==> flow/design.v <==
module reuleaux(input logic clk, input logic rst_n, input logic [2:0] colour,
                input logic [7:0] centre_x, input logic [6:0] centre_y, input logic [7:0] diameter,
                input logic start, output logic done,
                output logic [7:0] vga_x, output logic [6:0] vga_y,
                output logic [2:0] vga_colour, output logic vga_plot);
     logic [7:0] offset_y;
     logic load_offset_y;
     logic reset_offset_y;
     logic [7:0] offset_x;
     logic load_offset_x;
     logic reset_offset_x;
     logic signed [9:0] crit;
     logic load_crit_a;
     logic load_crit_b;
     logic reset_crit;
     logic [7:0] c_x3;                                       
     assign c_x3 = centre_x;
     logic [6:0] c_y3;                                       
     logic [50:0] c_y3_temp;
     assign c_y3_temp = (centre_y - ((diameter * 30'b100010011010011010101001111101) / 30'b111011100110101100101000000000));
    logic [50:0] c_y3_temp_2;
    assign c_y3_temp_2 = c_y3_temp[50] ? -c_y3_temp : c_y3_temp;
     assign c_y3 = c_y3_temp_2[6:0];
     logic [7:0] c_x1;                                       
     assign c_x1 = (centre_x + diameter/8'b00000010);
     logic [6:0] c_y1;                                       
     logic [50:0] c_y1_temp; 
     assign c_y1_temp = (centre_y + ((diameter * 30'b010001001101001101010100111110) / 30'b111011100110101100101000000000));
     assign c_y1 = c_y1_temp[6:0];
     logic [7:0] c_x2;                                       
     logic [50:0] c_x2_temp;
     logic [50:0] c_x2_temp_2;
     assign c_x2_temp = (centre_x - diameter/8'b00000010);
     assign c_x2_temp_2 = c_x2_temp[50] ? -c_x2_temp : c_x2_temp;
     assign c_x2 = c_x2_temp_2[7:0];
     logic [6:0] c_y2;                                       
     logic [50:0] c_y2_temp;
     assign c_y2_temp = (centre_y + ((diameter * 30'b010001001101001101010100111110) / 30'b111011100110101100101000000000));
     assign c_y2 = c_y2_temp[6:0];
     register_r_offset_y rroy(clk, start, offset_y, load_offset_y, reset_offset_y);
     register_r_offset_x rrox(clk, start, offset_x, load_offset_x, diameter, reset_offset_x);
     register_r_crit rrc(clk, start, crit, load_crit_a, load_crit_b, offset_y, offset_x, diameter, reset_crit);
     logic [5:0] state;
     statemachine_mooremachine_r smr(clk, start, offset_y, offset_x, crit, state);
     statemachine_combinational_r scr(state, offset_y, offset_x, colour,
                                       load_offset_y, load_offset_x, 
                                       load_crit_a, load_crit_b,
                                        vga_x, vga_y, vga_colour, vga_plot, done,
                                        c_x1, c_y1,
                                        c_x2, c_y2,
                                        c_x3, c_y3,
                                        reset_crit,
                                        reset_offset_x,
                                        reset_offset_y, c_y3_temp, c_x2_temp);
endmodule
module register_r_offset_y(input logic clk, input logic start,              
            output logic [7:0] offset_y, input logic load_offset_y, input logic reset_offset_y);
            always_ff @(posedge clk) begin
            if (start == 1'b0 || reset_offset_y == 1'b1)
                offset_y <= 8'b00000000;
            else if (load_offset_y == 1'b1)
                offset_y <= offset_y + 8'b00000001;
            else
                offset_y <= offset_y;
        end
endmodule
module register_r_offset_x(input logic clk, input logic start,              
            output logic [7:0] offset_x, input logic load_offset_x, input logic [7:0] diameter,
            input logic reset_offset_x);
            always_ff @(posedge clk) begin
            if (start == 1'b0 || reset_offset_x == 1'b1)
                offset_x <= diameter;
            else if (load_offset_x == 1'b1)
                offset_x <= offset_x - 8'b00000001;
            else
                offset_x <= offset_x;
        end
endmodule
module register_r_crit(input logic clk, 
                                input logic start, 
                                output logic [9:0] crit, 
                                input logic load_crit_a, 
                                input logic load_crit_b, 
                                input logic [7:0] offset_y, 
                                input logic [7:0] offset_x,
                                input logic [7:0] diameter,
                                input logic reset_crit);
          always_ff @(posedge clk) begin
            if (start == 1'b0 || reset_crit == 1'b1)
                crit <= (8'b00000001 - diameter);
            else if (load_crit_a == 1'b1)
                crit <= (crit + 8'b00000010 * offset_y + 1);
            else if (load_crit_b == 1'b1)
                crit <= (crit + 8'b00000010 * (offset_y - offset_x) + 8'b00000001);
            else
                crit <= crit;
        end        
endmodule
module statemachine_mooremachine_r(input logic clk, input logic start, 
                                   input logic [7:0] offset_y, input logic [7:0] offset_x, 
                                   input logic [9:0] crit, 
                                   output logic [5:0] state);
    logic [5:0] present_state;
    always @(posedge clk) begin
        if (start == 1'b0) begin  
            present_state = 6'b000000;
        end else begin
            case(present_state)
             6'b000000: present_state = 6'b000001;
             6'b000001: if (offset_y <= offset_x)
                            present_state = 6'b000010;
                            else
                            present_state = 6'b101100;
             6'b000010: present_state = 6'b000011;
             6'b000011: present_state = 6'b000100;
             6'b000100: present_state = 6'b000101;
             6'b000101: present_state = 6'b000110;
             6'b000110: present_state = 6'b000111;
             6'b000111: present_state = 6'b001000;
             6'b001000: present_state = 6'b001001;
             6'b001001: present_state = 6'b001010;
             6'b001010: present_state = 6'b001011;
             6'b001011: if (crit[9] == 1'b1)
                            present_state = 6'b001100;
                            else
                            present_state = 6'b001101;
             6'b001100: present_state = 6'b000001;
             6'b001101: present_state = 6'b001110;
             6'b001110: present_state = 6'b000001;
             6'b101100: present_state = 6'b001111;
             6'b001111: if (offset_y <= offset_x)
                            present_state = 6'b010000;
                            else
                            present_state = 6'b101101;
             6'b010000: present_state = 6'b010001;
             6'b010001: present_state = 6'b010010;
             6'b010010: present_state = 6'b010011;
             6'b010011: present_state = 6'b010100;
             6'b010100: present_state = 6'b010101;
             6'b010101: present_state = 6'b010110;
             6'b010110: present_state = 6'b010111;
             6'b010111: present_state = 6'b011000;
             6'b011000: present_state = 6'b011001;
             6'b011001: if (crit[9] == 1'b1)
                            present_state = 6'b011010;
                            else
                            present_state = 6'b011011;
             6'b011010: present_state = 6'b001111;
             6'b011011: present_state = 6'b011100;
             6'b011100: present_state = 6'b001111;
             6'b101101: present_state = 6'b011101;
             6'b011101: if (offset_y <= offset_x)
                            present_state = 6'b011110;
                            else
                            present_state = 6'b101011;
             6'b011110: present_state = 6'b011111;
             6'b011111: present_state = 6'b100000;
             6'b100000: present_state = 6'b100001;
             6'b100001: present_state = 6'b100010;
             6'b100010: present_state = 6'b100011;
             6'b100011: present_state = 6'b100100;
             6'b100100: present_state = 6'b100101;
             6'b100101: present_state = 6'b100110;
             6'b100110: present_state = 6'b100111;
             6'b100111: if (crit[9] == 1'b1)
                            present_state = 6'b101000;
                            else
                            present_state = 6'b101001;
             6'b101000: present_state = 6'b011101;
             6'b101001: present_state = 6'b101010;
             6'b101010: present_state = 6'b011101;
             6'b101011: present_state = 6'b101011;
            default: present_state = 4'bxxxx;
            endcase
        end
        state = present_state;
    end
endmodule
module statemachine_combinational_r(input logic [5:0] state, 
                                    input logic [7:0] offset_y, 
                                    input logic [7:0] offset_x,
                                    input logic [2:0] colour,
                                    output logic load_offset_y, 
                                    output logic load_offset_x, 
                                    output logic load_crit_a,
                                    output logic load_crit_b,
                                    output logic [7:0] vga_x, 
                                    output logic [6:0] vga_y, 
                                    output logic [2:0] vga_colour, 
                                    output logic vga_plot, 
                                    output logic done,
                                    input logic [7:0] c_x1, input logic [6:0] c_y1,
                                    input logic [7:0] c_x2, input logic [6:0] c_y2,
                                    input logic [7:0] c_x3, input logic [6:0] c_y3,
                                    output logic reset_crit,
                                    output logic reset_offset_x,
                                    output logic reset_offset_y,
                                    input logic [50:0] c_y3_temp,
                                    input logic [50:0] c_x2_temp);
     always @(state or offset_y or offset_x or c_x1 or c_y1 or 
                                               c_x2 or c_y2 or 
                                               c_x3 or c_y3 or colour or c_y3_temp or c_x2_temp) begin
        case(state)
        6'b000000: begin
                load_offset_y <=    1'b0;
                load_offset_x <=    1'b0;
                load_crit_a <=      1'b0;
                load_crit_b <=      1'b0;
                vga_x <=            8'b00000000;
                vga_y <=            7'b0000000;
                vga_colour <=       3'b000;
                vga_plot <=         1'b0;
                reset_crit <=       1'b0;
                reset_offset_x <=   1'b0;
                reset_offset_y <=   1'b0;
                done <= 1'b0;
            end
            6'b000001: begin
                load_offset_y <=    1'b0;
                load_offset_x <=    1'b0;
                load_crit_a <=      1'b0;
                load_crit_b <=      1'b0;
                vga_x <=            8'b00000000;
                vga_y <=            7'b0000000;
                vga_colour <=       3'b000;
                vga_plot <=         1'b0; 
                reset_crit <=       1'b0;
                reset_offset_x <=   1'b0;
                reset_offset_y <=   1'b0;
                done <= 1'b0;
            end
            6'b000010: begin
                load_offset_y <=    1'b0;
                load_offset_x <=    1'b0;
                load_crit_a <=      1'b0;
                load_crit_b <=      1'b0;
                if (c_y3_temp[50] == 1'b1) begin
                    vga_x <=            c_x3 + offset_x;
                    vga_y <=            c_y3 + offset_y - (2 * c_y3);
                    if ((c_x3 + offset_x) > 159 || (c_y3 + offset_y - (2 * c_y3)) > 119) begin
                        vga_colour <=       colour;
                        vga_plot <=         1'b0; 
                    end else if ((c_y3 + offset_y - (2 * c_y3)) <= c_y1 ) begin
                        vga_colour <=       colour;
                        vga_plot <=         1'b0; 
                    end
                    else begin
                        vga_colour <=       colour;
                        vga_plot <=         1'b1; 
                    end
                end else begin
                    vga_x <=            c_x3 + offset_x;
                    vga_y <=            c_y3 + offset_y;
                    if ((c_x3 + offset_x) > 159 || (c_y3 + offset_y) > 119) begin
                        vga_colour <=       colour;
                        vga_plot <=         1'b0; 
                    end else if ((c_y3 + offset_y) <= c_y1) begin
                        vga_colour <=       colour;
                        vga_plot <=         1'b0; 
                    end
                    else begin
                        vga_colour <=       colour;
                        vga_plot <=         1'b1; 
                    end
                end
                reset_crit <=       1'b0;
                reset_offset_x <=   1'b0;
                reset_offset_y <=   1'b0;
                done <= 1'b0;
            end
            6'b000011: begin
                load_offset_y <=    1'b0;
                load_offset_x <=    1'b0;
                load_crit_a <=      1'b0;
                load_crit_b <=      1'b0;
                if (c_y3_temp[50] == 1'b1) begin
                    vga_x <=            c_x3 + offset_y;
                    vga_y <=            c_y3 + offset_x[6:0] - (2 * c_y3);
                    if ((c_x3 + offset_y) > 159 || (c_y3 + offset_x - (2 * c_y3)) > 119) begin
                        vga_colour <=       colour;
                        vga_plot <=         1'b0; 
                    end else if ((c_y3 + offset_x - (2 * c_y3)) <= c_y1) begin
                        vga_colour <=       colour;
                        vga_plot <=         1'b0; 
                    end
                    else begin
                        vga_colour <=       colour;
                        vga_plot <=         1'b1; 
                    end
                end else begin
                    vga_x <=            c_x3 + offset_y;
                    vga_y <=            c_y3 + offset_x[6:0];
                    if ((c_x3 + offset_y) > 159 || (c_y3 + offset_x) > 119) begin
                        vga_colour <=       colour;
                        vga_plot <=         1'b0; 
                    end else if ((c_y3 + offset_x) <= c_y1) begin
                        vga_colour <=       colour;
                        vga_plot <=         1'b0; 
                    end
                    else begin
                        vga_colour <=       colour;
                        vga_plot <=         1'b1; 
                    end
                end
                reset_crit <=       1'b0;
                reset_offset_x <=   1'b0;
                reset_offset_y <=   1'b0;
                done <= 1'b0;
            end
            6'b000100: begin
                load_offset_y <=    1'b0;
                load_offset_x <=    1'b0;
                load_crit_a <=      1'b0;
                load_crit_b <=      1'b0;
                if (c_y3_temp[50] == 1'b1) begin
                    vga_x <=            c_x3 - offset_x;
                    vga_y <=            c_y3 + offset_y - (2 * c_y3);
                    if ((c_x3 - offset_x) > 159 || (c_y3 + offset_y - (2 * c_y3)) > 119) begin
                        vga_colour <=       colour;
                        vga_plot <=         1'b0; 
                    end else if ((c_y3 + offset_y - (2 * c_y3)) <= c_y1) begin
                        vga_colour <=       colour;
                        vga_plot <=         1'b0; 
                    end
                    else begin
                        vga_colour <=       colour;
                        vga_plot <=         1'b1; 
                    end 
                    end else begin
                    vga_x <=            c_x3 - offset_x;
                    vga_y <=            c_y3 + offset_y;
                    if ((c_x3 - offset_x) > 159 || (c_y3 + offset_y) > 119) begin
                        vga_colour <=       colour;
                        vga_plot <=         1'b0; 
                    end else if ((c_y3 + offset_y) <= c_y1) begin
                        vga_colour <=       colour;
                        vga_plot <=         1'b0; 
                    end
                    else begin
                        vga_colour <=       colour;
                        vga_plot <=         1'b1; 
                    end 
                end
                reset_crit <=       1'b0;
                reset_offset_x <=   1'b0;
                reset_offset_y <=   1'b0;
                done <= 1'b0;
            end
            6'b000101: begin
                load_offset_y <=    1'b0;
                load_offset_x <=    1'b0;
                load_crit_a <=      1'b0;
                load_crit_b <=      1'b0;
                if (c_y3_temp[50] == 1'b1) begin
                    vga_x <=            c_x3 - offset_y;
                    vga_y <=            c_y3 + offset_x[6:0] - (2 * c_y3);
                    if ((c_x3 - offset_y) > 159 || (c_y3 + offset_x - (2 * c_y3)) > 119) begin
                        vga_colour <=       colour;
                        vga_plot <=         1'b0; 
                    end else if ((c_y3 + offset_x - (2 * c_y3)) <= c_y1) begin
                        vga_colour <=       colour;
                        vga_plot <=         1'b0; 
                    end
                    else begin
                        vga_colour <=       colour;
                        vga_plot <=         1'b1; 
                end 
                end else begin
                    vga_x <=            c_x3 - offset_y;
                    vga_y <=            c_y3 + offset_x[6:0];
                    if ((c_x3 - offset_y) > 159 || (c_y3 + offset_x) > 119) begin
                        vga_colour <=       colour;
                        vga_plot <=         1'b0; 
                    end else if ((c_y3 + offset_x) <= c_y1) begin
                        vga_colour <=       colour;
                        vga_plot <=         1'b0; 
                    end
                    else begin
                        vga_colour <=       colour;
                        vga_plot <=         1'b1; 
                end 
                end
                reset_crit <=       1'b0;
                reset_offset_x <=   1'b0;
                reset_offset_y <=   1'b0;
                done <= 1'b0;
            end
            6'b000110: begin
                load_offset_y <=    1'b0;
                load_offset_x <=    1'b0;
                load_crit_a <=      1'b0;
                load_crit_b <=      1'b0; 
                if (c_y3_temp[50] == 1'b1) begin
                    vga_x <=            c_x3 - offset_x;
                    vga_y <=            c_y3 - offset_y - (2 * c_y3);
                    if ((c_x3 - offset_x) > 159 || (c_y3 - offset_y - (2 * c_y3)) > 119) begin
                        vga_colour <=       colour;
                        vga_plot <=         1'b0; 
                    end else if ((c_y3 - offset_y - (2 * c_y3)) <= c_y1) begin
                        vga_colour <=       colour;
                        vga_plot <=         1'b0; 
                    end
                    else begin
                        vga_colour <=       colour;
                    vga_plot <=         1'b1; 
                end
                end else begin
                    vga_x <=            c_x3 - offset_x;
                    vga_y <=            c_y3 - offset_y;
                    if ((c_x3 - offset_x) > 159 || (c_y3 - offset_y) > 119) begin
                        vga_colour <=       colour;
                        vga_plot <=         1'b0; 
                    end else if ((c_y3 - offset_y) <= c_y1) begin
                        vga_colour <=       colour;
                        vga_plot <=         1'b0; 
                    end
                    else begin
                        vga_colour <=       colour;
                    vga_plot <=         1'b1; 
                end
                end
                reset_crit <=       1'b0;
                reset_offset_x <=   1'b0;
                reset_offset_y <=   1'b0;
                done <= 1'b0;
            end
            6'b000111: begin
                load_offset_y <=    1'b0;
                load_offset_x <=    1'b0;
                load_crit_a <=      1'b0;
                load_crit_b <=      1'b0;
                if (c_y3_temp[50] == 1'b1) begin
                    vga_x <=            c_x3 - offset_y;
                    vga_y <=            c_y3 - offset_x[6:0] - (2 * c_y3);
                    if ((c_x3 - offset_y) > 159 || (c_y3 - offset_x - (2 * c_y3)) > 119) begin
                        vga_colour <=       colour;
                        vga_plot <=         1'b0; 
                    end else if ((c_y3 - offset_x - (2 * c_y3)) <= c_y1) begin
                        vga_colour <=       colour;
                        vga_plot <=         1'b0; 
                    end
                    else begin
                        vga_colour <=       colour;
                        vga_plot <=         1'b1; 
                end
                end else begin
                    vga_x <=            c_x3 - offset_y;
                    vga_y <=            c_y3 - offset_x[6:0];
                    if ((c_x3 - offset_y) > 159 || (c_y3 - offset_x) > 119) begin
                        vga_colour <=       colour;
                        vga_plot <=         1'b0; 
                    end else if ((c_y3 - offset_x) <= c_y1) begin
                        vga_colour <=       colour;
                        vga_plot <=         1'b0; 
                    end
                    else begin
                        vga_colour <=       colour;
                        vga_plot <=         1'b1; 
                end
                end
                reset_crit <=       1'b0;
                reset_offset_x <=   1'b0;
                reset_offset_y <=   1'b0;
                done <= 1'b0;
            end
            6'b001000: begin
                load_offset_y <=    1'b0;
                load_offset_x <=    1'b0;
                load_crit_a <=      1'b0;
                load_crit_b <=      1'b0;
                if (c_y3_temp[50] == 1'b1) begin
                    vga_x <=            c_x3 + offset_x;
                    vga_y <=            c_y3 - offset_y - (2 * c_y3);
                    if ((c_x3 + offset_x) > 159 || (c_y3 - offset_y - (2 * c_y3)) > 119) begin
                        vga_colour <=       colour;
                        vga_plot <=         1'b0; 
                    end else if ((c_y3 - offset_y - (2 * c_y3)) <= c_y1) begin
                        vga_colour <=       colour;
                        vga_plot <=         1'b0; 
                    end
                    else begin
                        vga_colour <=       colour;
                        vga_plot <=         1'b1; 
                    end
                end else begin
                    vga_x <=            c_x3 + offset_x;
                    vga_y <=            c_y3 - offset_y;
                    if ((c_x3 + offset_x) > 159 || (c_y3 - offset_y) > 119) begin
                        vga_colour <=       colour;
                        vga_plot <=         1'b0; 
                    end else if ((c_y3 - offset_y) <= c_y1) begin
                        vga_colour <=       colour;
                        vga_plot <=         1'b0; 
                    end
                    else begin
                        vga_colour <=       colour;
                        vga_plot <=         1'b1; 
                    end
                end
                reset_crit <=       1'b0;
                reset_offset_x <=   1'b0;
                reset_offset_y <=   1'b0;
                done <= 1'b0;
            end
            6'b001001: begin
                load_offset_y <=    1'b0;
                load_offset_x <=    1'b0;
                load_crit_a <=      1'b0;
                load_crit_b <=      1'b0;
                if (c_y3_temp[50] == 1'b1) begin
                    vga_x <=            c_x3 + offset_y;
                    vga_y <=            c_y3 - offset_x[6:0] - (2 * c_y3);
                    if ((c_x3 + offset_y) > 159 || (c_y3 - offset_x - (2 * c_y3)) > 119) begin
                        vga_colour <=       colour;
                        vga_plot <=         1'b0; 
                    end else if ((c_y3 - offset_x - (2 * c_y3)) <= c_y1) begin
                        vga_colour <=       colour;
                        vga_plot <=         1'b0; 
                    end
                    else begin
                        vga_colour <=       colour;
                        vga_plot <=         1'b1; 
                    end  
                end else begin
                    vga_x <=            c_x3 + offset_y;
                    vga_y <=            c_y3 - offset_x[6:0];
                    if ((c_x3 + offset_y) > 159 || (c_y3 - offset_x) > 119) begin
                        vga_colour <=       colour;
                        vga_plot <=         1'b0; 
                    end else if ((c_y3 - offset_x) <= c_y1) begin
                        vga_colour <=       colour;
                        vga_plot <=         1'b0; 
                    end
                    else begin
                        vga_colour <=       colour;
                        vga_plot <=         1'b1; 
                    end 
                end
                reset_crit <=       1'b0;
                reset_offset_x <=   1'b0;
                reset_offset_y <=   1'b0;
                done <= 1'b0;
            end
            6'b001010: begin
                load_offset_y <=    1'b1;
                load_offset_x <=    1'b0;
                load_crit_a <=      1'b0;
                load_crit_b <=      1'b0;
                vga_x <=            8'b00000000;
                vga_y <=            7'b0000000;
                vga_colour <=       3'b000;
                vga_plot <=         1'b0; 
                reset_crit <=       1'b0;
                reset_offset_x <=   1'b0;
                reset_offset_y <=   1'b0;
                done <= 1'b0;
            end
            6'b001011: begin
                load_offset_y <=    1'b0;
                load_offset_x <=    1'b0;
                load_crit_a <=      1'b0;
                load_crit_b <=      1'b0;
                vga_x <=            8'b00000000;
                vga_y <=            7'b0000000;
                vga_colour <=       3'b000;
                vga_plot <=         1'b0; 
                reset_crit <=       1'b0;
                reset_offset_x <=   1'b0;
                reset_offset_y <=   1'b0;
                done <= 1'b0;
            end
            6'b001100: begin
                load_offset_y <=    1'b0;
                load_offset_x <=    1'b0;
                load_crit_a <=      1'b1;
                load_crit_b <=      1'b0;
                vga_x <=            8'b00000000;
                vga_y <=            7'b0000000;
                vga_colour <=       3'b000;
                vga_plot <=         1'b0; 
                reset_crit <=       1'b0;
                reset_offset_x <=   1'b0;
                reset_offset_y <=   1'b0;
                done <= 1'b0;
            end
            6'b001101: begin
                load_offset_y <=    1'b0;
                load_offset_x <=    1'b1;
                load_crit_a <=      1'b0;
                load_crit_b <=      1'b0;
                vga_x <=            8'b00000000;
                vga_y <=            7'b0000000;
                vga_colour <=       3'b000;
                vga_plot <=         1'b0; 
                reset_crit <=       1'b0;
                reset_offset_x <=   1'b0;
                reset_offset_y <=   1'b0;
                done <= 1'b0;
            end
            6'b001110: begin
                load_offset_y <=    1'b0;
                load_offset_x <=    1'b0;
                load_crit_a <=      1'b0;
                load_crit_b <=      1'b1;
                vga_x <=            8'b00000000;
                vga_y <=            7'b0000000;
                vga_colour <=       3'b000;
                vga_plot <=         1'b0; 
                reset_crit <=       1'b0;
                reset_offset_x <=   1'b0;
                reset_offset_y <=   1'b0;
                done <= 1'b0;
            end
            6'b101100: begin
                load_offset_y <=    1'b0;
                load_offset_x <=    1'b0;
                load_crit_a <=      1'b0;
                load_crit_b <=      1'b0;
                vga_x <=            8'b00000000;
                vga_y <=            7'b0000000;
                vga_colour <=       3'b000;
                vga_plot <=         1'b0; 
                reset_crit <=       1'b1;
                reset_offset_x <=   1'b1;
                reset_offset_y <=   1'b1;
                done <= 1'b0;
            end
            6'b001111: begin
                load_offset_y <=    1'b0;
                load_offset_x <=    1'b0;
                load_crit_a <=      1'b0;
                load_crit_b <=      1'b0;
                vga_x <=            8'b00000000;
                vga_y <=            7'b0000000;
                vga_colour <=       3'b000;
                vga_plot <=         1'b0; 
                reset_crit <=       1'b0;
                reset_offset_x <=   1'b0;
                reset_offset_y <=   1'b0;
                done <= 1'b0;
            end
            6'b010000: begin
                load_offset_y <=    1'b0;
                load_offset_x <=    1'b0;
                load_crit_a <=      1'b0;
                load_crit_b <=      1'b0;
                vga_x <=            c_x1 + offset_x;
                vga_y <=            c_y1 + offset_y;
                if ((c_x1 + offset_x) > 159 || (c_y1 + offset_y) > 119) begin
                    vga_colour <=       colour;
                    vga_plot <=         1'b0; 
                end else if ((c_x1 + offset_x) > c_x3) begin
                    vga_colour <=       colour;
                    vga_plot <=         1'b0; 
                end else if ((c_y1 + offset_y) > c_y1) begin
                    vga_colour <=       colour;
                    vga_plot <=         1'b0; 
                end
                else begin
                    vga_colour <=       colour;
                    vga_plot <=         1'b1; 
                end
                reset_crit <=       1'b0;
                reset_offset_x <=   1'b0;
                reset_offset_y <=   1'b0;
                done <= 1'b0;
            end
            6'b010001: begin
                load_offset_y <=    1'b0;
                load_offset_x <=    1'b0;
                load_crit_a <=      1'b0;
                load_crit_b <=      1'b0;
                vga_x <=            c_x1 + offset_y;
                vga_y <=            c_y1 + offset_x;
                if ((c_x1 + offset_y) > 159 || (c_y1 + offset_x) > 119) begin
                    vga_colour <=       colour;
                    vga_plot <=         1'b0; 
                end else if ((c_x1 + offset_y) > c_x3) begin
                    vga_colour <=       colour;
                    vga_plot <=         1'b0; 
                end else if ((c_y1 + offset_x) > c_y1) begin
                    vga_colour <=       colour;
                    vga_plot <=         1'b0; 
                end
                else begin
                    vga_colour <=       colour;
                    vga_plot <=         1'b1; 
                end
                reset_crit <=       1'b0;
                reset_offset_x <=   1'b0;
                reset_offset_y <=   1'b0;
                done <= 1'b0;
            end
            6'b010010: begin
                load_offset_y <=    1'b0;
                load_offset_x <=    1'b0;
                load_crit_a <=      1'b0;
                load_crit_b <=      1'b0;
                vga_x <=            c_x1 - offset_x;
                vga_y <=            c_y1 + offset_y;
                if ((c_x1 - offset_x) > 159 || (c_y1 + offset_y) > 119) begin
                    vga_colour <=       colour;
                    vga_plot <=         1'b0; 
                end else if ((c_x1 - offset_x) > c_x3) begin
                    vga_colour <=       colour;
                    vga_plot <=         1'b0; 
                end else if ((c_y1 + offset_y) > c_y1) begin
                    vga_colour <=       colour;
                    vga_plot <=         1'b0; 
                end
                else begin
                    vga_colour <=       colour;
                    vga_plot <=         1'b1; 
                end 
                reset_crit <=       1'b0;
                reset_offset_x <=   1'b0;
                reset_offset_y <=   1'b0;
                done <= 1'b0;
            end
            6'b010011: begin
                load_offset_y <=    1'b0;
                load_offset_x <=    1'b0;
                load_crit_a <=      1'b0;
                load_crit_b <=      1'b0;
                vga_x <=            c_x1 - offset_y;
                vga_y <=            c_y1 + offset_x;
                if ((c_x1 - offset_y) > 159 || (c_y1 + offset_x) > 119) begin
                    vga_colour <=       colour;
                    vga_plot <=         1'b0; 
                end else if ((c_x1 - offset_y) > c_x3) begin
                    vga_colour <=       colour;
                    vga_plot <=         1'b0; 
                end else if ((c_y1 + offset_x) > c_y1) begin
                    vga_colour <=       colour;
                    vga_plot <=         1'b0; 
                end
                else begin
                    vga_colour <=       colour;
                    vga_plot <=         1'b1; 
                end 
                reset_crit <=       1'b0;
                reset_offset_x <=   1'b0;
                reset_offset_y <=   1'b0;
                done <= 1'b0;
            end
            6'b010100: begin
                load_offset_y <=    1'b0;
                load_offset_x <=    1'b0;
                load_crit_a <=      1'b0;
                load_crit_b <=      1'b0;
                vga_x <=            c_x1 - offset_x;
                vga_y <=            c_y1 - offset_y;
                if ((c_x1 - offset_x) > 159 || (c_y1 - offset_y) > 119) begin
                    vga_colour <=       colour;
                    vga_plot <=         1'b0; 
                end else if ((c_x1 - offset_x) > c_x3) begin
                    vga_colour <=       colour;
                    vga_plot <=         1'b0; 
                end else if ((c_y1 - offset_y) > c_y1) begin
                    vga_colour <=       colour;
                    vga_plot <=         1'b0; 
                end
                else begin
                    vga_colour <=       colour;
                    vga_plot <=         1'b1; 
                end 
                reset_crit <=       1'b0;
                reset_offset_x <=   1'b0;
                reset_offset_y <=   1'b0;
                done <= 1'b0;
            end
            6'b010101: begin
                load_offset_y <=    1'b0;
                load_offset_x <=    1'b0;
                load_crit_a <=      1'b0;
                load_crit_b <=      1'b0;
                vga_x <=            c_x1 - offset_y;
                vga_y <=            c_y1 - offset_x;
                if ((c_x1 - offset_y) > 159 || (c_y1 - offset_x) > 119) begin
                    vga_colour <=       colour;
                    vga_plot <=         1'b0; 
                end else if ((c_x1 - offset_y) > c_x3) begin
                    vga_colour <=       colour;
                    vga_plot <=         1'b0; 
                end else if ((c_y1 - offset_x) > c_y1) begin
                    vga_colour <=       colour;
                    vga_plot <=         1'b0; 
                end
                else begin
                    vga_colour <=       colour;
                    vga_plot <=         1'b1; 
                end
                reset_crit <=       1'b0;
                reset_offset_x <=   1'b0;
                reset_offset_y <=   1'b0;
                done <= 1'b0;
            end
            6'b010110: begin
                load_offset_y <=    1'b0;
                load_offset_x <=    1'b0;
                load_crit_a <=      1'b0;
                load_crit_b <=      1'b0;
                vga_x <=            c_x1 + offset_x;
                vga_y <=            c_y1 - offset_y;
                if ((c_x1 + offset_x) > 159 || (c_y1 - offset_y) > 119) begin
                    vga_colour <=       colour;
                    vga_plot <=         1'b0; 
                end else if ((c_x1 + offset_x) > c_x3) begin
                    vga_colour <=       colour;
                    vga_plot <=         1'b0; 
                end else if ((c_y1 - offset_y) > c_y1) begin
                    vga_colour <=       colour;
                    vga_plot <=         1'b0; 
                end
                else begin
                    vga_colour <=       colour;
                    vga_plot <=         1'b1; 
                end
                reset_crit <=       1'b0;
                reset_offset_x <=   1'b0;
                reset_offset_y <=   1'b0;
                done <= 1'b0;
            end
            6'b010111: begin
                load_offset_y <=    1'b0;
                load_offset_x <=    1'b0;
                load_crit_a <=      1'b0;
                load_crit_b <=      1'b0;
                vga_x <=            c_x1 + offset_y;
                vga_y <=            c_y1 - offset_x;
                if ((c_x1 + offset_y) > 159 || (c_y1 - offset_x) > 119) begin
                    vga_colour <=       colour;
                    vga_plot <=         1'b0; 
                end else if ((c_x1 + offset_y) > c_x3) begin
                    vga_colour <=       colour;
                    vga_plot <=         1'b0; 
                end else if ((c_y1 - offset_x) > c_y1) begin
                    vga_colour <=       colour;
                    vga_plot <=         1'b0; 
                end
                else begin
                    vga_colour <=       colour;
                    vga_plot <=         1'b1; 
                end 
                reset_crit <=       1'b0;
                reset_offset_x <=   1'b0;
                reset_offset_y <=   1'b0;
                done <= 1'b0;
            end
            6'b011000: begin
                load_offset_y <=    1'b1;
                load_offset_x <=    1'b0;
                load_crit_a <=      1'b0;
                load_crit_b <=      1'b0;
                vga_x <=            8'b00000000;
                vga_y <=            7'b0000000;
                vga_colour <=       3'b000;
                vga_plot <=         1'b0; 
                reset_crit <=       1'b0;
                reset_offset_x <=   1'b0;
                reset_offset_y <=   1'b0;
                done <= 1'b0;
            end
            6'b011001: begin
                load_offset_y <=    1'b0;
                load_offset_x <=    1'b0;
                load_crit_a <=      1'b0;
                load_crit_b <=      1'b0;
                vga_x <=            8'b00000000;
                vga_y <=            7'b0000000;
                vga_colour <=       3'b000;
                vga_plot <=         1'b0; 
                reset_crit <=       1'b0;
                reset_offset_x <=   1'b0;
                reset_offset_y <=   1'b0;
                done <= 1'b0;
            end
            6'b011010: begin
                load_offset_y <=    1'b0;
                load_offset_x <=    1'b0;
                load_crit_a <=      1'b1;
                load_crit_b <=      1'b0;
                vga_x <=            8'b00000000;
                vga_y <=            7'b0000000;
                vga_colour <=       3'b000;
                vga_plot <=         1'b0; 
                reset_crit <=       1'b0;
                reset_offset_x <=   1'b0;
                reset_offset_y <=   1'b0;
                done <= 1'b0;
            end
            6'b011011: begin
                load_offset_y <=    1'b0;
                load_offset_x <=    1'b1;
                load_crit_a <=      1'b0;
                load_crit_b <=      1'b0;
                vga_x <=            8'b00000000;
                vga_y <=            7'b0000000;
                vga_colour <=       3'b000;
                vga_plot <=         1'b0; 
                reset_crit <=       1'b0;
                reset_offset_x <=   1'b0;
                reset_offset_y <=   1'b0;
                done <= 1'b0;
            end
            6'b011100: begin
                load_offset_y <=    1'b0;
                load_offset_x <=    1'b0;
                load_crit_a <=      1'b0;
                load_crit_b <=      1'b1;
                vga_x <=            8'b00000000;
                vga_y <=            7'b0000000;
                vga_colour <=       3'b000;
                vga_plot <=         1'b0; 
                reset_crit <=       1'b0;
                reset_offset_x <=   1'b0;
                reset_offset_y <=   1'b0;
                done <= 1'b0;
            end
            6'b101101: begin
                load_offset_y <=    1'b0;
                load_offset_x <=    1'b0;
                load_crit_a <=      1'b0;
                load_crit_b <=      1'b0;
                vga_x <=            8'b00000000;
                vga_y <=            7'b0000000;
                vga_colour <=       3'b000;
                vga_plot <=         1'b0; 
                reset_crit <=       1'b1;
                reset_offset_x <=   1'b1;
                reset_offset_y <=   1'b1;
                done <= 1'b0;
            end
            6'b011101: begin
                load_offset_y <=    1'b0;
                load_offset_x <=    1'b0;
                load_crit_a <=      1'b0;
                load_crit_b <=      1'b0;
                vga_x <=            8'b00000000;
                vga_y <=            7'b0000000;
                vga_colour <=       3'b000;
                vga_plot <=         1'b0; 
                reset_crit <=       1'b0;
                reset_offset_x <=   1'b0;
                reset_offset_y <=   1'b0;
                done <= 1'b0;
            end
            6'b011110: begin
                load_offset_y <=    1'b0;
                load_offset_x <=    1'b0;
                load_crit_a <=      1'b0;
                load_crit_b <=      1'b0;
                if (c_x2_temp[50] == 1'b1) begin
                    vga_x <=            c_x2 + offset_x - (2 * c_x2);
                    vga_y <=            c_y2 + offset_y;
                    if ((c_x2 + offset_x - (2 * c_x2)) > 159 || (c_y2 + offset_y) > 119) begin
                        vga_colour <=       colour;
                        vga_plot <=         1'b0; 
                    end else if ((c_x2 + offset_x - (2 * c_x2)) < c_x3) begin
                        vga_colour <=       colour;
                        vga_plot <=         1'b0; 
                    end else if ((c_y2 + offset_y) > c_y1) begin
                        vga_colour <=       colour;
                        vga_plot <=         1'b0; 
                    end
                    else begin
                        vga_colour <=       colour;
                        vga_plot <=         1'b1; 
                    end
                end else begin
                    vga_x <=            c_x2 + offset_x;
                    vga_y <=            c_y2 + offset_y;
                    if ((c_x2 + offset_x) > 159 || (c_y2 + offset_y) > 119) begin
                        vga_colour <=       colour;
                        vga_plot <=         1'b0; 
                    end else if ((c_x2 + offset_x) < c_x3) begin
                        vga_colour <=       colour;
                        vga_plot <=         1'b0; 
                    end else if ((c_y2 + offset_y) > c_y1) begin
                        vga_colour <=       colour;
                        vga_plot <=         1'b0; 
                    end
                    else begin
                        vga_colour <=       colour;
                        vga_plot <=         1'b1; 
                    end
                end
                reset_crit <=       1'b0;
                reset_offset_x <=   1'b0;
                reset_offset_y <=   1'b0;
                done <= 1'b0;
            end
            6'b011111: begin
                load_offset_y <=    1'b0;
                load_offset_x <=    1'b0;
                load_crit_a <=      1'b0;
                load_crit_b <=      1'b0;
                if (c_x2_temp[50] == 1'b1) begin
                    vga_x <=            c_x2 + offset_y - (2 * c_x2);
                    vga_y <=            c_y2 + offset_x;
                    if ((c_x2 + offset_y - (2 * c_x2)) > 159 || (c_y2 + offset_x) > 119) begin
                        vga_colour <=       colour;
                        vga_plot <=         1'b0; 
                    end else if ((c_x2 + offset_y - (2 * c_x2)) < c_x3) begin
                        vga_colour <=       colour;
                        vga_plot <=         1'b0; 
                    end else if ((c_y2 + offset_x) > c_y1) begin
                        vga_colour <=       colour;
                        vga_plot <=         1'b0; 
                    end
                    else begin
                        vga_colour <=       colour;
                        vga_plot <=         1'b1; 
                    end
                end else begin
                    vga_x <=            c_x2 + offset_y;
                    vga_y <=            c_y2 + offset_x;
                    if ((c_x2 + offset_y) > 159 || (c_y2 + offset_x) > 119) begin
                        vga_colour <=       colour;
                        vga_plot <=         1'b0; 
                    end else if ((c_x2 + offset_y) < c_x3) begin
                        vga_colour <=       colour;
                        vga_plot <=         1'b0; 
                    end else if ((c_y2 + offset_x) > c_y1) begin
                        vga_colour <=       colour;
                        vga_plot <=         1'b0; 
                    end
                    else begin
                        vga_colour <=       colour;
                        vga_plot <=         1'b1; 
                    end
                end
                reset_crit <=       1'b0;
                reset_offset_x <=   1'b0;
                reset_offset_y <=   1'b0;
                done <= 1'b0;
            end
            6'b100000: begin
                load_offset_y <=    1'b0;
                load_offset_x <=    1'b0;
                load_crit_a <=      1'b0;
                load_crit_b <=      1'b0;
                if (c_x2_temp[50] == 1'b1) begin
                    vga_x <=            c_x2 - offset_x - (2 * c_x2);
                    vga_y <=            c_y2 + offset_y;
                    if ((c_x2 - offset_x - (2 * c_x2)) > 159 || (c_y2 + offset_y) > 119) begin
                        vga_colour <=       colour;
                        vga_plot <=         1'b0; 
                    end else if ((c_x2 - offset_x - (2 * c_x2)) < c_x3) begin
                        vga_colour <=       colour;
                        vga_plot <=         1'b0; 
                    end else if ((c_y2 + offset_y) > c_y1) begin
                        vga_colour <=       colour;
                        vga_plot <=         1'b0; 
                    end
                    else begin
                        vga_colour <=       colour;
                        vga_plot <=         1'b1; 
                    end 
                end else begin
                    vga_x <=            c_x2 - offset_x;
                    vga_y <=            c_y2 + offset_y;
                    if ((c_x2 - offset_x) > 159 || (c_y2 + offset_y) > 119) begin
                        vga_colour <=       colour;
                        vga_plot <=         1'b0; 
                    end else if ((c_x2 - offset_x) < c_x3) begin
                        vga_colour <=       colour;
                        vga_plot <=         1'b0; 
                    end else if ((c_y2 + offset_y) > c_y1) begin
                        vga_colour <=       colour;
                        vga_plot <=         1'b0; 
                    end
                    else begin
                        vga_colour <=       colour;
                        vga_plot <=         1'b1; 
                    end 
                end
                reset_crit <=       1'b0;
                reset_offset_x <=   1'b0;
                reset_offset_y <=   1'b0;
                done <= 1'b0;
            end
            6'b100001: begin
                load_offset_y <=    1'b0;
                load_offset_x <=    1'b0;
                load_crit_a <=      1'b0;
                load_crit_b <=      1'b0;
                if (c_x2_temp[50] == 1'b1) begin
                    vga_x <=            c_x2 - offset_y - (2 * c_x2);
                    vga_y <=            c_y2 + offset_x;
                    if ((c_x2 - offset_y - (2 * c_x2)) > 159 || (c_y2 + offset_x) > 119) begin
                        vga_colour <=       colour;
                        vga_plot <=         1'b0; 
                    end else if ((c_x2 - offset_y - (2 * c_x2)) < c_x3) begin
                        vga_colour <=       colour;
                        vga_plot <=         1'b0; 
                    end else if ((c_y2 + offset_x) > c_y1) begin
                        vga_colour <=       colour;
                        vga_plot <=         1'b0; 
                    end
                    else begin
                        vga_colour <=       colour;
                        vga_plot <=         1'b1; 
                    end
                end else begin
                    vga_x <=            c_x2 - offset_y;
                    vga_y <=            c_y2 + offset_x;
                    if ((c_x2 - offset_y) > 159 || (c_y2 + offset_x) > 119) begin
                        vga_colour <=       colour;
                        vga_plot <=         1'b0; 
                    end else if ((c_x2 - offset_y) < c_x3) begin
                        vga_colour <=       colour;
                        vga_plot <=         1'b0; 
                    end else if ((c_y2 + offset_x) > c_y1) begin
                        vga_colour <=       colour;
                        vga_plot <=         1'b0; 
                    end
                    else begin
                        vga_colour <=       colour;
                        vga_plot <=         1'b1; 
                    end 
                end
                reset_crit <=       1'b0;
                reset_offset_x <=   1'b0;
                reset_offset_y <=   1'b0;
                done <= 1'b0;
            end
            6'b100010: begin
                load_offset_y <=    1'b0;
                load_offset_x <=    1'b0;
                load_crit_a <=      1'b0;
                load_crit_b <=      1'b0;
                if (c_x2_temp[50] == 1'b1) begin
                    vga_x <=            c_x2 - offset_x - (2 * c_x2);
                    vga_y <=            c_y2 - offset_y;
                    if ((c_x2 - offset_x - (2 * c_x2)) > 159 || (c_y2 - offset_y) > 119) begin
                        vga_colour <=       colour;
                        vga_plot <=         1'b0; 
                    end else if ((c_x2 - offset_x - (2 * c_x2)) < c_x3) begin
                        vga_colour <=       colour;
                        vga_plot <=         1'b0; 
                    end else if ((c_y2 - offset_y) > c_y1) begin
                        vga_colour <=       colour;
                        vga_plot <=         1'b0; 
                    end
                    else begin
                        vga_colour <=       colour;
                        vga_plot <=         1'b1; 
                    end 
                end else begin
                    vga_x <=            c_x2 - offset_x;
                    vga_y <=            c_y2 - offset_y;
                    if ((c_x2 - offset_x) > 159 || (c_y2 - offset_y) > 119) begin
                        vga_colour <=       colour;
                        vga_plot <=         1'b0; 
                    end else if ((c_x2 - offset_x) < c_x3) begin
                        vga_colour <=       colour;
                        vga_plot <=         1'b0; 
                    end else if ((c_y2 - offset_y) > c_y1) begin
                        vga_colour <=       colour;
                        vga_plot <=         1'b0; 
                    end
                    else begin
                        vga_colour <=       colour;
                        vga_plot <=         1'b1; 
                    end 
                end
                reset_crit <=       1'b0;
                reset_offset_x <=   1'b0;
                reset_offset_y <=   1'b0;
                done <= 1'b0;
            end
            6'b100011: begin
                load_offset_y <=    1'b0;
                load_offset_x <=    1'b0;
                load_crit_a <=      1'b0;
                load_crit_b <=      1'b0;
                if (c_x2_temp[50] == 1'b1) begin
                    vga_x <=            c_x2 - offset_y - (2 * c_x2);
                    vga_y <=            c_y2 - offset_x;
                    if ((c_x2 - offset_y - (2 * c_x2)) > 159 || (c_y2 - offset_x) > 119) begin
                        vga_colour <=       colour;
                        vga_plot <=         1'b0; 
                    end else if ((c_x2 - offset_y - (2 * c_x2)) < c_x3) begin
                        vga_colour <=       colour;
                        vga_plot <=         1'b0; 
                    end else if ((c_y2 - offset_x) > c_y1) begin
                        vga_colour <=       colour;
                        vga_plot <=         1'b0; 
                    end
                    else begin
                        vga_colour <=       colour;
                        vga_plot <=         1'b1; 
                    end
                end else begin
                    vga_x <=            c_x2 - offset_y;
                    vga_y <=            c_y2 - offset_x;
                    if ((c_x2 - offset_y) > 159 || (c_y2 - offset_x) > 119) begin
                        vga_colour <=       colour;
                        vga_plot <=         1'b0; 
                    end else if ((c_x2 - offset_y) < c_x3) begin
                        vga_colour <=       colour;
                        vga_plot <=         1'b0; 
                    end else if ((c_y2 - offset_x) > c_y1) begin
                        vga_colour <=       colour;
                        vga_plot <=         1'b0; 
                    end
                    else begin
                        vga_colour <=       colour;
                        vga_plot <=         1'b1; 
                    end
                end
                reset_crit <=       1'b0;
                reset_offset_x <=   1'b0;
                reset_offset_y <=   1'b0;
                done <= 1'b0;
            end
            6'b100100: begin
                load_offset_y <=    1'b0;
                load_offset_x <=    1'b0;
                load_crit_a <=      1'b0;
                load_crit_b <=      1'b0;
                if (c_x2_temp[50] == 1'b1) begin
                    vga_x <=            c_x2 + offset_x - (2 * c_x2);
                    vga_y <=            c_y2 - offset_y;
                    if ((c_x2 + offset_x - (2 * c_x2)) > 159 || (c_y2 - offset_y) > 119) begin
                        vga_colour <=       colour;
                        vga_plot <=         1'b0; 
                    end else if ((c_x2 + offset_x - (2 * c_x2)) < c_x3) begin
                        vga_colour <=       colour;
                        vga_plot <=         1'b0; 
                    end else if ((c_y2 - offset_y) > c_y1) begin
                        vga_colour <=       colour;
                        vga_plot <=         1'b0; 
                    end
                    else begin
                        vga_colour <=       colour;
                        vga_plot <=         1'b1; 
                    end
                end else begin
                    vga_x <=            c_x2 + offset_x;
                    vga_y <=            c_y2 - offset_y;
                    if ((c_x2 + offset_x) > 159 || (c_y2 - offset_y) > 119) begin
                        vga_colour <=       colour;
                        vga_plot <=         1'b0; 
                    end else if ((c_x2 + offset_x) < c_x3) begin
                        vga_colour <=       colour;
                        vga_plot <=         1'b0; 
                    end else if ((c_y2 - offset_y) > c_y1) begin
                        vga_colour <=       colour;
                        vga_plot <=         1'b0; 
                    end
                    else begin
                        vga_colour <=       colour;
                        vga_plot <=         1'b1; 
                    end
                end
                reset_crit <=       1'b0;
                reset_offset_x <=   1'b0;
                reset_offset_y <=   1'b0;
                done <= 1'b0;
            end
            6'b100101: begin
                load_offset_y <=    1'b0;
                load_offset_x <=    1'b0;
                load_crit_a <=      1'b0;
                load_crit_b <=      1'b0;
                if (c_x2_temp[50] == 1'b1) begin
                    vga_x <=            c_x2 + offset_y - (2 * c_x2);
                    vga_y <=            c_y2 - offset_x;
                    if ((c_x2 + offset_y - (2 * c_x2)) > 159 || (c_y2 - offset_x) > 119) begin
                        vga_colour <=       colour;
                        vga_plot <=         1'b0; 
                    end else if ((c_x2 + offset_y - (2 * c_x2)) < c_x3) begin
                        vga_colour <=       colour;
                        vga_plot <=         1'b0; 
                    end else if ((c_y2 - offset_x) > c_y1) begin
                        vga_colour <=       colour;
                        vga_plot <=         1'b0; 
                    end
                    else begin
                        vga_colour <=       colour;
                        vga_plot <=         1'b1; 
                    end 
                end else begin
                    vga_x <=            c_x2 + offset_y;
                    vga_y <=            c_y2 - offset_x;
                    if ((c_x2 + offset_y) > 159 || (c_y2 - offset_x) > 119) begin
                        vga_colour <=       colour;
                        vga_plot <=         1'b0; 
                    end else if ((c_x2 + offset_y) < c_x3) begin
                        vga_colour <=       colour;
                        vga_plot <=         1'b0; 
                    end else if ((c_y2 - offset_x) > c_y1) begin
                        vga_colour <=       colour;
                        vga_plot <=         1'b0; 
                    end
                    else begin
                        vga_colour <=       colour;
                        vga_plot <=         1'b1; 
                    end 
                end
                reset_crit <=       1'b0;
                reset_offset_x <=   1'b0;
                reset_offset_y <=   1'b0;
                done <= 1'b0;
            end
            6'b100110: begin
                load_offset_y <=    1'b1;
                load_offset_x <=    1'b0;
                load_crit_a <=      1'b0;
                load_crit_b <=      1'b0;
                vga_x <=            8'b00000000;
                vga_y <=            7'b0000000;
                vga_colour <=       3'b000;
                vga_plot <=         1'b0; 
                reset_crit <=       1'b0;
                reset_offset_x <=   1'b0;
                reset_offset_y <=   1'b0;
                done <= 1'b0;
            end
            6'b100111: begin
                load_offset_y <=    1'b0;
                load_offset_x <=    1'b0;
                load_crit_a <=      1'b0;
                load_crit_b <=      1'b0;
                vga_x <=            8'b00000000;
                vga_y <=            7'b0000000;
                vga_colour <=       3'b000;
                vga_plot <=         1'b0; 
                reset_crit <=       1'b0;
                reset_offset_x <=   1'b0;
                reset_offset_y <=   1'b0;
                done <= 1'b0;
            end
            6'b101000: begin
                load_offset_y <=    1'b0;
                load_offset_x <=    1'b0;
                load_crit_a <=      1'b1;
                load_crit_b <=      1'b0;
                vga_x <=            8'b00000000;
                vga_y <=            7'b0000000;
                vga_colour <=       3'b000;
                vga_plot <=         1'b0; 
                reset_crit <=       1'b0;
                reset_offset_x <=   1'b0;
                reset_offset_y <=   1'b0;
                done <= 1'b0;
            end
            6'b101001: begin
                load_offset_y <=    1'b0;
                load_offset_x <=    1'b1;
                load_crit_a <=      1'b0;
                load_crit_b <=      1'b0;
                vga_x <=            8'b00000000;
                vga_y <=            7'b0000000;
                vga_colour <=       3'b000;
                vga_plot <=         1'b0; 
                reset_crit <=       1'b0;
                reset_offset_x <=   1'b0;
                reset_offset_y <=   1'b0;
                done <= 1'b0;
            end
            6'b101010: begin
                load_offset_y <=    1'b0;
                load_offset_x <=    1'b0;
                load_crit_a <=      1'b0;
                load_crit_b <=      1'b1;
                vga_x <=            8'b00000000;
                vga_y <=            7'b0000000;
                vga_colour <=       3'b000;
                vga_plot <=         1'b0; 
                reset_crit <=       1'b0;
                reset_offset_x <=   1'b0;
                reset_offset_y <=   1'b0;
                done <= 1'b0;
            end
            6'b101011: begin
                load_offset_y <=    1'b0;
                load_offset_x <=    1'b0;
                load_crit_a <=      1'b0;
                load_crit_b <=      1'b0;
                vga_x <=            8'b00000000;
                vga_y <=            7'b0000000;
                vga_colour <=       3'b000;
                vga_plot <=         1'b0; 
                reset_crit <=       1'b0;
                reset_offset_x <=   1'b0;
                reset_offset_y <=   1'b0;
                done <= 1'b1;
            end
            default: begin
                load_offset_y <=    1'bx;
                load_offset_x <=    1'bx;
                load_crit_a <=      1'bx;
                load_crit_b <=      1'bx;
                vga_x <=            8'bxxxxxxxx;
                vga_y <=            7'bxxxxxxx;
                vga_colour <=       3'bxxx;
                vga_plot <=         1'bx; 
                reset_crit <=       1'bx;
                reset_offset_x <=   1'bx;
                reset_offset_y <=   1'bx;
                done <= 1'bx;
            end
        endcase
    end
endmodule
-- From RTL to reports: reuleaux
What the tools print for reuleaux, step after step.
Lines are those of the file above, counted from 1.
Operators: Yosys type, input widths -> output width; for muxes data width and select width s.
Library cell names are shortened.
Not given: -
- design top: reuleaux
- clock input: clk
- cell library: sky130hd
- library corner: tt_025C_1v80

-- Word-level counts
Source: Yosys, flattened and elaborated, memories not mapped. Widths are those after wreduce. Registers that Yosys merges into a memory's read port (data or address) are not register bits. Print and check cells do not count.
- noted bits of input ports: 29
- output and inout bits at 20
- word-level cells: 379
- bits in registers at 32
- add/sub/neg operators at 68
- $mul at 2
- order comparisons: 53
- muxes and demuxes: 124
- noted equality and inequality tests: 45
- noted bitwise gates (word level): 1
- div/mod/pow operators: 2
- reductions and logical operators: 80
- operators with widths (operator ; count):
    $div 51x30->51 const B ; 2
    $gt 32x8->1 const B ; 16
    $gt 32x7->1 const B ; 10
    $mul 8x30->38 const B ; 1
    $mul 8x28->36 const B ; 1
    $pmux 6 s40 ; 1
    $reduce_or 43->1 ; 4
    $le 32x7->1 ; 4
    $lt 32x8->1 ; 4
    $sub 32x9->32 ; 4
    $pmux 8 s13 ; 1
    $eq 6x5->1 const B ; 16
    $mux 1 ; 95
    $eq 6x6->1 const B ; 14
    $sub 32x8->32 ; 2
    $sub 8x8->9 ; 7
    $pmux 7 s9 ; 1
    $mux 8 ; 7
    $add 8x8->9 ; 6
    $sub 7x51->51 ; 1
    $eq 6x4->1 const B ; 8
    $add 8x8->8 ; 6
    $sub 8x8->8 ; 6
    $reduce_or 45->1 ; 1
    $reduce_or 44->1 ; 1
    $logic_or 1x1->1 ; 41
    $add 7x8->9 ; 4
    $sub 7x8->9 ; 4
Not listed: further kinds 39, cells in them 107.

-- Longest topological paths
Longest topological path by Yosys (ltp), each cell counted once; first at word level (registers and memories cut), then after technology mapping (sequential cells cut; the memories' decode and read muxes count).
- noted word-level depth: 12
- noted ABC_AREA: 1
- depth in mapped cells: 141
- noted depth with buffers taken out: 136

-- After synthesis
Yosys stat after the flow's synthesis: flattened, memories mapped to cells. It holds for the ABC_AREA given above (unset counts as 0); a run with the other value may have another netlist.
- mapped flip-flops: 32
- noted mapped area: 38844.8 um^2
- buffer cells at 81
- sequential area at 820.8 um^2
- mapped cells: 6665
- cells by type (cell ; count ; total area (um^2)):
    ha_1 ; 590 ; 7382.08
    nand2_1 ; 1841 ; 6.91E+03
    inv_1 ; 1083 ; 4.07E+03
    nand3_1 ; 515 ; 2.58E+03
    xor2_1 ; 281 ; 2461.11
    nor2_1 ; 616 ; 2.31E+03
    fa_1 ; 100 ; 2001.92
    a21oi_1 ; 384 ; 1.92E+03
    o21ai_0 ; 220 ; 1.1E+03
    nand2_2 ; 138 ; 863.328
    nand4_1 ; 99 ; 619.344
    edfxtp_1 ; 18 ; 540.518
    o21bai_1 ; 71 ; 533.011
    xnor2_1 ; 51 ; 446.678
    nand2_4 ; 25 ; 281.52
    dfxtp_1 ; 14 ; 280.269
    nor3_1 ; 56 ; 280.269
    nor2_2 ; 40 ; 250.24
Not listed: further types 59, cells in them 523.

-- Timing after synthesis
OpenSTA on the mapped netlist: ideal clock, no wires. The path of least setup slack (recovery checks aside). Input and output delay are each 20% of the period. Register names are those of the netlist, which keeps one name where synthesis merged equal registers.
- path kind: input to output
- from: input port diameter[2]
- to: output port vga_plot
- delay of the path at 16.723 ns
- slack at 7.277 ns
- noted stages: 118
- clock period: 40.0 ns
- output delay: 8.000 ns
- external input delay at 8.000 ns
- data required time at 32.000 ns
- launch time at the first pin: 8.000 ns
- noted arrival: 24.723 ns
- buffers on the path at 8
- noted period reached after synthesis: 32.723 ns
"delay of the path" is the arrival time less input delay plus setup time.
A path that ends at an output port has no setup time.
"stages" counts driving pins, that of a launching flip-flop among them; a cell with two outputs on the path counts twice.
"period reached after synthesis" = period - worst setup slack (recovery checks aside). The figure is calculated, with input and output delays left at 20% of the set period.
Between the ends stands the longest chain of elaborated cells between them, by number of cells; it is not shown to be the way that was timed. Of several equally long chains one is given.
Each line given opens the expression or statement behind the cell; cells for indexed reads and writes are added by Yosys, which also makes memories of some case tables.
- cell sequence: inv_1 > fa_1 > inv_1 > ha_1 > fa_1 > inv_1 > fa_1 > inv_1 > ha_1 > nand2_1 > inv_1 > nand2_1 > inv_1 > nand2_1 > nand2_2 > nand2_1 > nand2_1 > nand2_1 > [82 not listed] > a21oi_1 > o21ai_0 > a21oi_1 > nand2_1 > ha_1 > inv_1 > nand4_1 > nor2_1 > nand3b_1 > a21oi_1 > nand4_1 > nor3_1 > nand3_1 > o31ai_1 > nand2_1 > nand2_1 > a221oi_1 > nand4_1
- noted cells in the longest elaborated chain: 12
- elaborated cells between the ends (all ways): 233
- those cells by class: 46 x add/sub; 2 x mul; 2 x div; 48 x compare; 95 x mux; 40 x reduce/logical
- RTL lines, path post-synthesis (item ; RTL line ; source):
    start, declared ; 2 ; input logic [7:0] centre_x, input logic [6:0] centre_y, input logic [7:0] diameter,
    $mul 8x30->38 ; 20 ; assign c_y3_temp = (centre_y - ((diameter * 30'b100010011010011010101001111101) / 30'b111011100110101100101000 ...
    $div 51x30->51 ; 20 ;
    $sub 7x51->51 ; 20 ;
    $neg 7->7 ; 22 ; assign c_y3_temp_2 = c_y3_temp[50] ? -c_y3_temp : c_y3_temp;
    $mux 7 ; 22 ;
    $sub 7x8->9 ; 516 ; end else if ((c_y3 - offset_x - (2 * c_y3)) <= c_y1) begin
    $sub 32x8->32 ; 516 ;
    $le 32x7->1 ; 516 ;
    $mux 1 ; 516 ;
    $mux 1 ; 513 ; if ((c_x3 + offset_y) > 159 || (c_y3 - offset_x - (2 * c_y3)) > 119) begin
    $mux 1 ; 510 ; if (c_y3_temp[50] == 1'b1) begin
    $pmux 1 s25 ; 203 ; case(state)
    end, declared ; 5 ; output logic [2:0] vga_colour, output logic vga_plot);

-- Path in the finished layout
From the final timing report of flow run 1: the path of least setup slack in the routed layout; clock arrival at registers is part of the times.
- path kind: input to output
- from: input port diameter[6]
- to: output port vga_plot
- data required time at 32.08 ns
- buffers on the path at 4
- slack at 1.91 ns
- external input delay at 8.02 ns
- noted stages: 111
- launch time at the first pin: 8.02 ns
- clock period: 40.1 ns
- output delay: 8.02 ns
- noted arrival: 30.17 ns
Between the ends stands the longest chain of elaborated cells between them, by number of cells; it is not shown to be the way that was timed. Of several equally long chains one is given.
- cell sequence: clkdlybuf4s50_1 > buf_4 > inv_1 > ha_1 > xor2_1 > ha_1 > inv_1 > fa_1 > fa_1 > inv_1 > ha_1 > nand2_1 > nor2_1 > nand2_1 > nor2_1 > nand2_1 > nand3_1 > nand2_1 > [75 not listed] > ha_1 > a21oi_1 > nand2_1 > a21oi_1 > o21bai_1 > a21oi_1 > nand2_1 > ha_1 > or2_2 > nor4_1 > o211a_1 > o211ai_1 > nor2_1 > nand4_1 > o31ai_1 > o21ai_0 > nand4_1 > clkdlybuf4s50_1
- noted cells in the longest elaborated chain: 12
- elaborated cells between the ends (all ways): 233
- those cells by class: 46 x add/sub; 2 x mul; 2 x div; 48 x compare; 95 x mux; 40 x reduce/logical
- RTL lines, path after layout (item ; RTL line ; source):
    start, declared ; 2 ; input logic [7:0] centre_x, input logic [6:0] centre_y, input logic [7:0] diameter,
    $mul 8x30->38 ; 20 ; assign c_y3_temp = (centre_y - ((diameter * 30'b100010011010011010101001111101) / 30'b111011100110101100101000 ...
    $div 51x30->51 ; 20 ;
    $sub 7x51->51 ; 20 ;
    $neg 7->7 ; 22 ; assign c_y3_temp_2 = c_y3_temp[50] ? -c_y3_temp : c_y3_temp;
    $mux 7 ; 22 ;
    $sub 7x8->9 ; 516 ; end else if ((c_y3 - offset_x - (2 * c_y3)) <= c_y1) begin
    $sub 32x8->32 ; 516 ;
    $le 32x7->1 ; 516 ;
    $mux 1 ; 516 ;
    $mux 1 ; 513 ; if ((c_x3 + offset_y) > 159 || (c_y3 - offset_x - (2 * c_y3)) > 119) begin
    $mux 1 ; 510 ; if (c_y3_temp[50] == 1'b1) begin
    $pmux 1 s25 ; 203 ; case(state)
    end, declared ; 5 ; output logic [2:0] vga_colour, output logic vga_plot);

Record of 4 stored runs of the RTL-to-layout flow on reuleaux, platform sky130hd. The runs are unordered. Constraints: input delay and output delay 20% of the set period each, output load 0.01 pF.
"period reached": clock period set for the run, less the worst setup slack. It is reckoned from that one timing run; input and output delays stay at 20% of the period that was set.
"critical setup path time" is the time allowed to the run's worst setup path (the clock period less input and output delay, where it has them) less its slack. Clock arrival times count: a late capture clock shortens it, a late launch clock lengthens it.

Flow run 1

==> flow/run.sh <==
#!/bin/bash
# the make line also repeats the synthesis and layout settings of config.mk as NAME=value (left out here)
make -C /OpenROAD-flow-scripts/flow DESIGN_CONFIG=/design/flow/config.mk WORK_HOME=/design/flow/orfs CLKGATE_MAP_FILE= finish
==> flow/config.mk <==
export PLATFORM = sky130hd
export DESIGN_NAME = reuleaux
export DESIGN_NICKNAME = reuleaux
export VERILOG_FILES = /design/flow/design.v
export SDC_FILE = /design/flow/constraint.sdc
export NUM_CORES = 4
export LEC_CHECK = 0
export ABC_AREA = 1
export CAP_MARGIN = 20
export CORE_ASPECT_RATIO = 1.28
export CORE_MARGIN = 2
export CORE_UTILIZATION = 64
export CTS_CLUSTER_DIAMETER = 102
export GPL_ROUTABILITY_DRIVEN = 1
export HOLD_SLACK_MARGIN = 0.15
export SLEW_MARGIN = 20
export TNS_END_PERCENT = 95
==> flow/constraint.sdc <==
create_clock -name core_clock -period 40.1 [get_ports {clk}]
set_input_delay 8.0200 -clock core_clock [delete_from_list [all_inputs] [get_ports {clk}]]
set_output_delay 8.0200 -clock core_clock [all_outputs]
set_load 0.01 [all_outputs]

Measured in flow run 1:
- noted the netlist area reported by Yosys: 38844.8 um^2
- die area: 62696.8 um^2
- noted the standard-cell area after layout: 40201.1 um^2
- noted the post-route utilization: 66.7 %
- noted the worst setup slack after layout: 1.907 ns
- total negative slack: 0.000 ns
- worst hold slack in the final report: 0.667 ns
- period reached: 38.193 ns
- critical setup path time at 22.15 ns
- kind of the worst setup path: input to output

Flow run 2

==> flow/run.sh <==
#!/bin/bash
# the make line also repeats the synthesis and layout settings of config.mk as NAME=value (left out here)
make -C /OpenROAD-flow-scripts/flow DESIGN_CONFIG=/design/flow/config.mk WORK_HOME=/design/flow/orfs CLKGATE_MAP_FILE= finish
==> flow/config.mk <==
export PLATFORM = sky130hd
export DESIGN_NAME = reuleaux
export DESIGN_NICKNAME = reuleaux
export VERILOG_FILES = /design/flow/design.v
export SDC_FILE = /design/flow/constraint.sdc
export NUM_CORES = 4
export LEC_CHECK = 0
export CAP_MARGIN = 20
export CORE_MARGIN = 2
export CORE_UTILIZATION = 40
export SLEW_MARGIN = 20
==> flow/constraint.sdc <==
create_clock -name core_clock -period 31.2 [get_ports {clk}]
set_input_delay 6.2400 -clock core_clock [delete_from_list [all_inputs] [get_ports {clk}]]
set_output_delay 6.2400 -clock core_clock [all_outputs]
set_load 0.01 [all_outputs]

Measured in flow run 2:
- noted the netlist area reported by Yosys: 35634.2 um^2
- die area: 91488.1 um^2
- noted the standard-cell area after layout: 48871.9 um^2
- noted the post-route utilization: 55.3 %
- noted the worst setup slack after layout: -0.874 ns
- total negative slack: -0.874 ns
- worst hold slack in the final report: 0.807 ns
- period reached: 32.074 ns
- critical setup path time at 19.59 ns
- kind of the worst setup path: input to output

Flow run 3

==> flow/run.sh <==
#!/bin/bash
# the make line also repeats the synthesis and layout settings of config.mk as NAME=value (left out here)
make -C /OpenROAD-flow-scripts/flow DESIGN_CONFIG=/design/flow/config.mk WORK_HOME=/design/flow/orfs CLKGATE_MAP_FILE= finish
==> flow/config.mk <==
export PLATFORM = sky130hd
export DESIGN_NAME = reuleaux
export DESIGN_NICKNAME = reuleaux
export VERILOG_FILES = /design/flow/design.v
export SDC_FILE = /design/flow/constraint.sdc
export NUM_CORES = 4
export LEC_CHECK = 0
export CAP_MARGIN = 20
export CORE_MARGIN = 4
export CORE_UTILIZATION = 18
export GPL_TIMING_DRIVEN = 1
export MAX_ROUTING_LAYER = met4
export PLACE_DENSITY_LB_ADDON = 0.12
export SETUP_SLACK_MARGIN = 4.95
export SLEW_MARGIN = 40
==> flow/constraint.sdc <==
create_clock -name core_clock -period 24.5 [get_ports {clk}]
set_input_delay 4.9000 -clock core_clock [delete_from_list [all_inputs] [get_ports {clk}]]
set_output_delay 4.9000 -clock core_clock [all_outputs]
set_load 0.01 [all_outputs]

Measured in flow run 3:
- noted the netlist area reported by Yosys: 35634.2 um^2
- die area: 205150.0 um^2
- noted the standard-cell area after layout: 55351.8 um^2
- noted the post-route utilization: 28.1 %
- noted the worst setup slack after layout: -4.946 ns
- total negative slack: -23.619 ns
- worst hold slack in the final report: 0.805 ns
- period reached: 29.446 ns
- critical setup path time at 19.65 ns
- kind of the worst setup path: input to output

Flow run 4

==> flow/run.sh <==
#!/bin/bash
# the make line also repeats the synthesis and layout settings of config.mk as NAME=value (left out here)
make -C /OpenROAD-flow-scripts/flow DESIGN_CONFIG=/design/flow/config.mk WORK_HOME=/design/flow/orfs CLKGATE_MAP_FILE= finish
==> flow/config.mk <==
export PLATFORM = sky130hd
export DESIGN_NAME = reuleaux
export DESIGN_NICKNAME = reuleaux
export VERILOG_FILES = /design/flow/design.v
export SDC_FILE = /design/flow/constraint.sdc
export NUM_CORES = 4
export LEC_CHECK = 0
export ABC_AREA = 1
export CAP_MARGIN = 10
export CELL_PAD_IN_SITES_GLOBAL_PLACEMENT = 1
export CORE_ASPECT_RATIO = 1.11
export CORE_MARGIN = 2
export CORE_UTILIZATION = 39
export CTS_CLUSTER_SIZE = 98
export GPL_ROUTABILITY_DRIVEN = 0
export GPL_TIMING_DRIVEN = 0
export HOLD_SLACK_MARGIN = 0.01
export SETUP_SLACK_MARGIN = -1.15
export SLEW_MARGIN = 0
==> flow/constraint.sdc <==
create_clock -name core_clock -period 59.9 [get_ports {clk}]
set_input_delay 11.9800 -clock core_clock [delete_from_list [all_inputs] [get_ports {clk}]]
set_output_delay 11.9800 -clock core_clock [all_outputs]
set_load 0.01 [all_outputs]

Measured in flow run 4:
- noted the netlist area reported by Yosys: 38844.8 um^2
- die area: 102146.0 um^2
- noted the standard-cell area after layout: 41242.1 um^2
- noted the post-route utilization: 41.9 %
- noted the worst setup slack after layout: 12.522 ns
- total negative slack: 0.000 ns
- worst hold slack in the final report: 0.639 ns
- period reached: 47.378 ns
- critical setup path time at 23.42 ns
- kind of the worst setup path: input to output
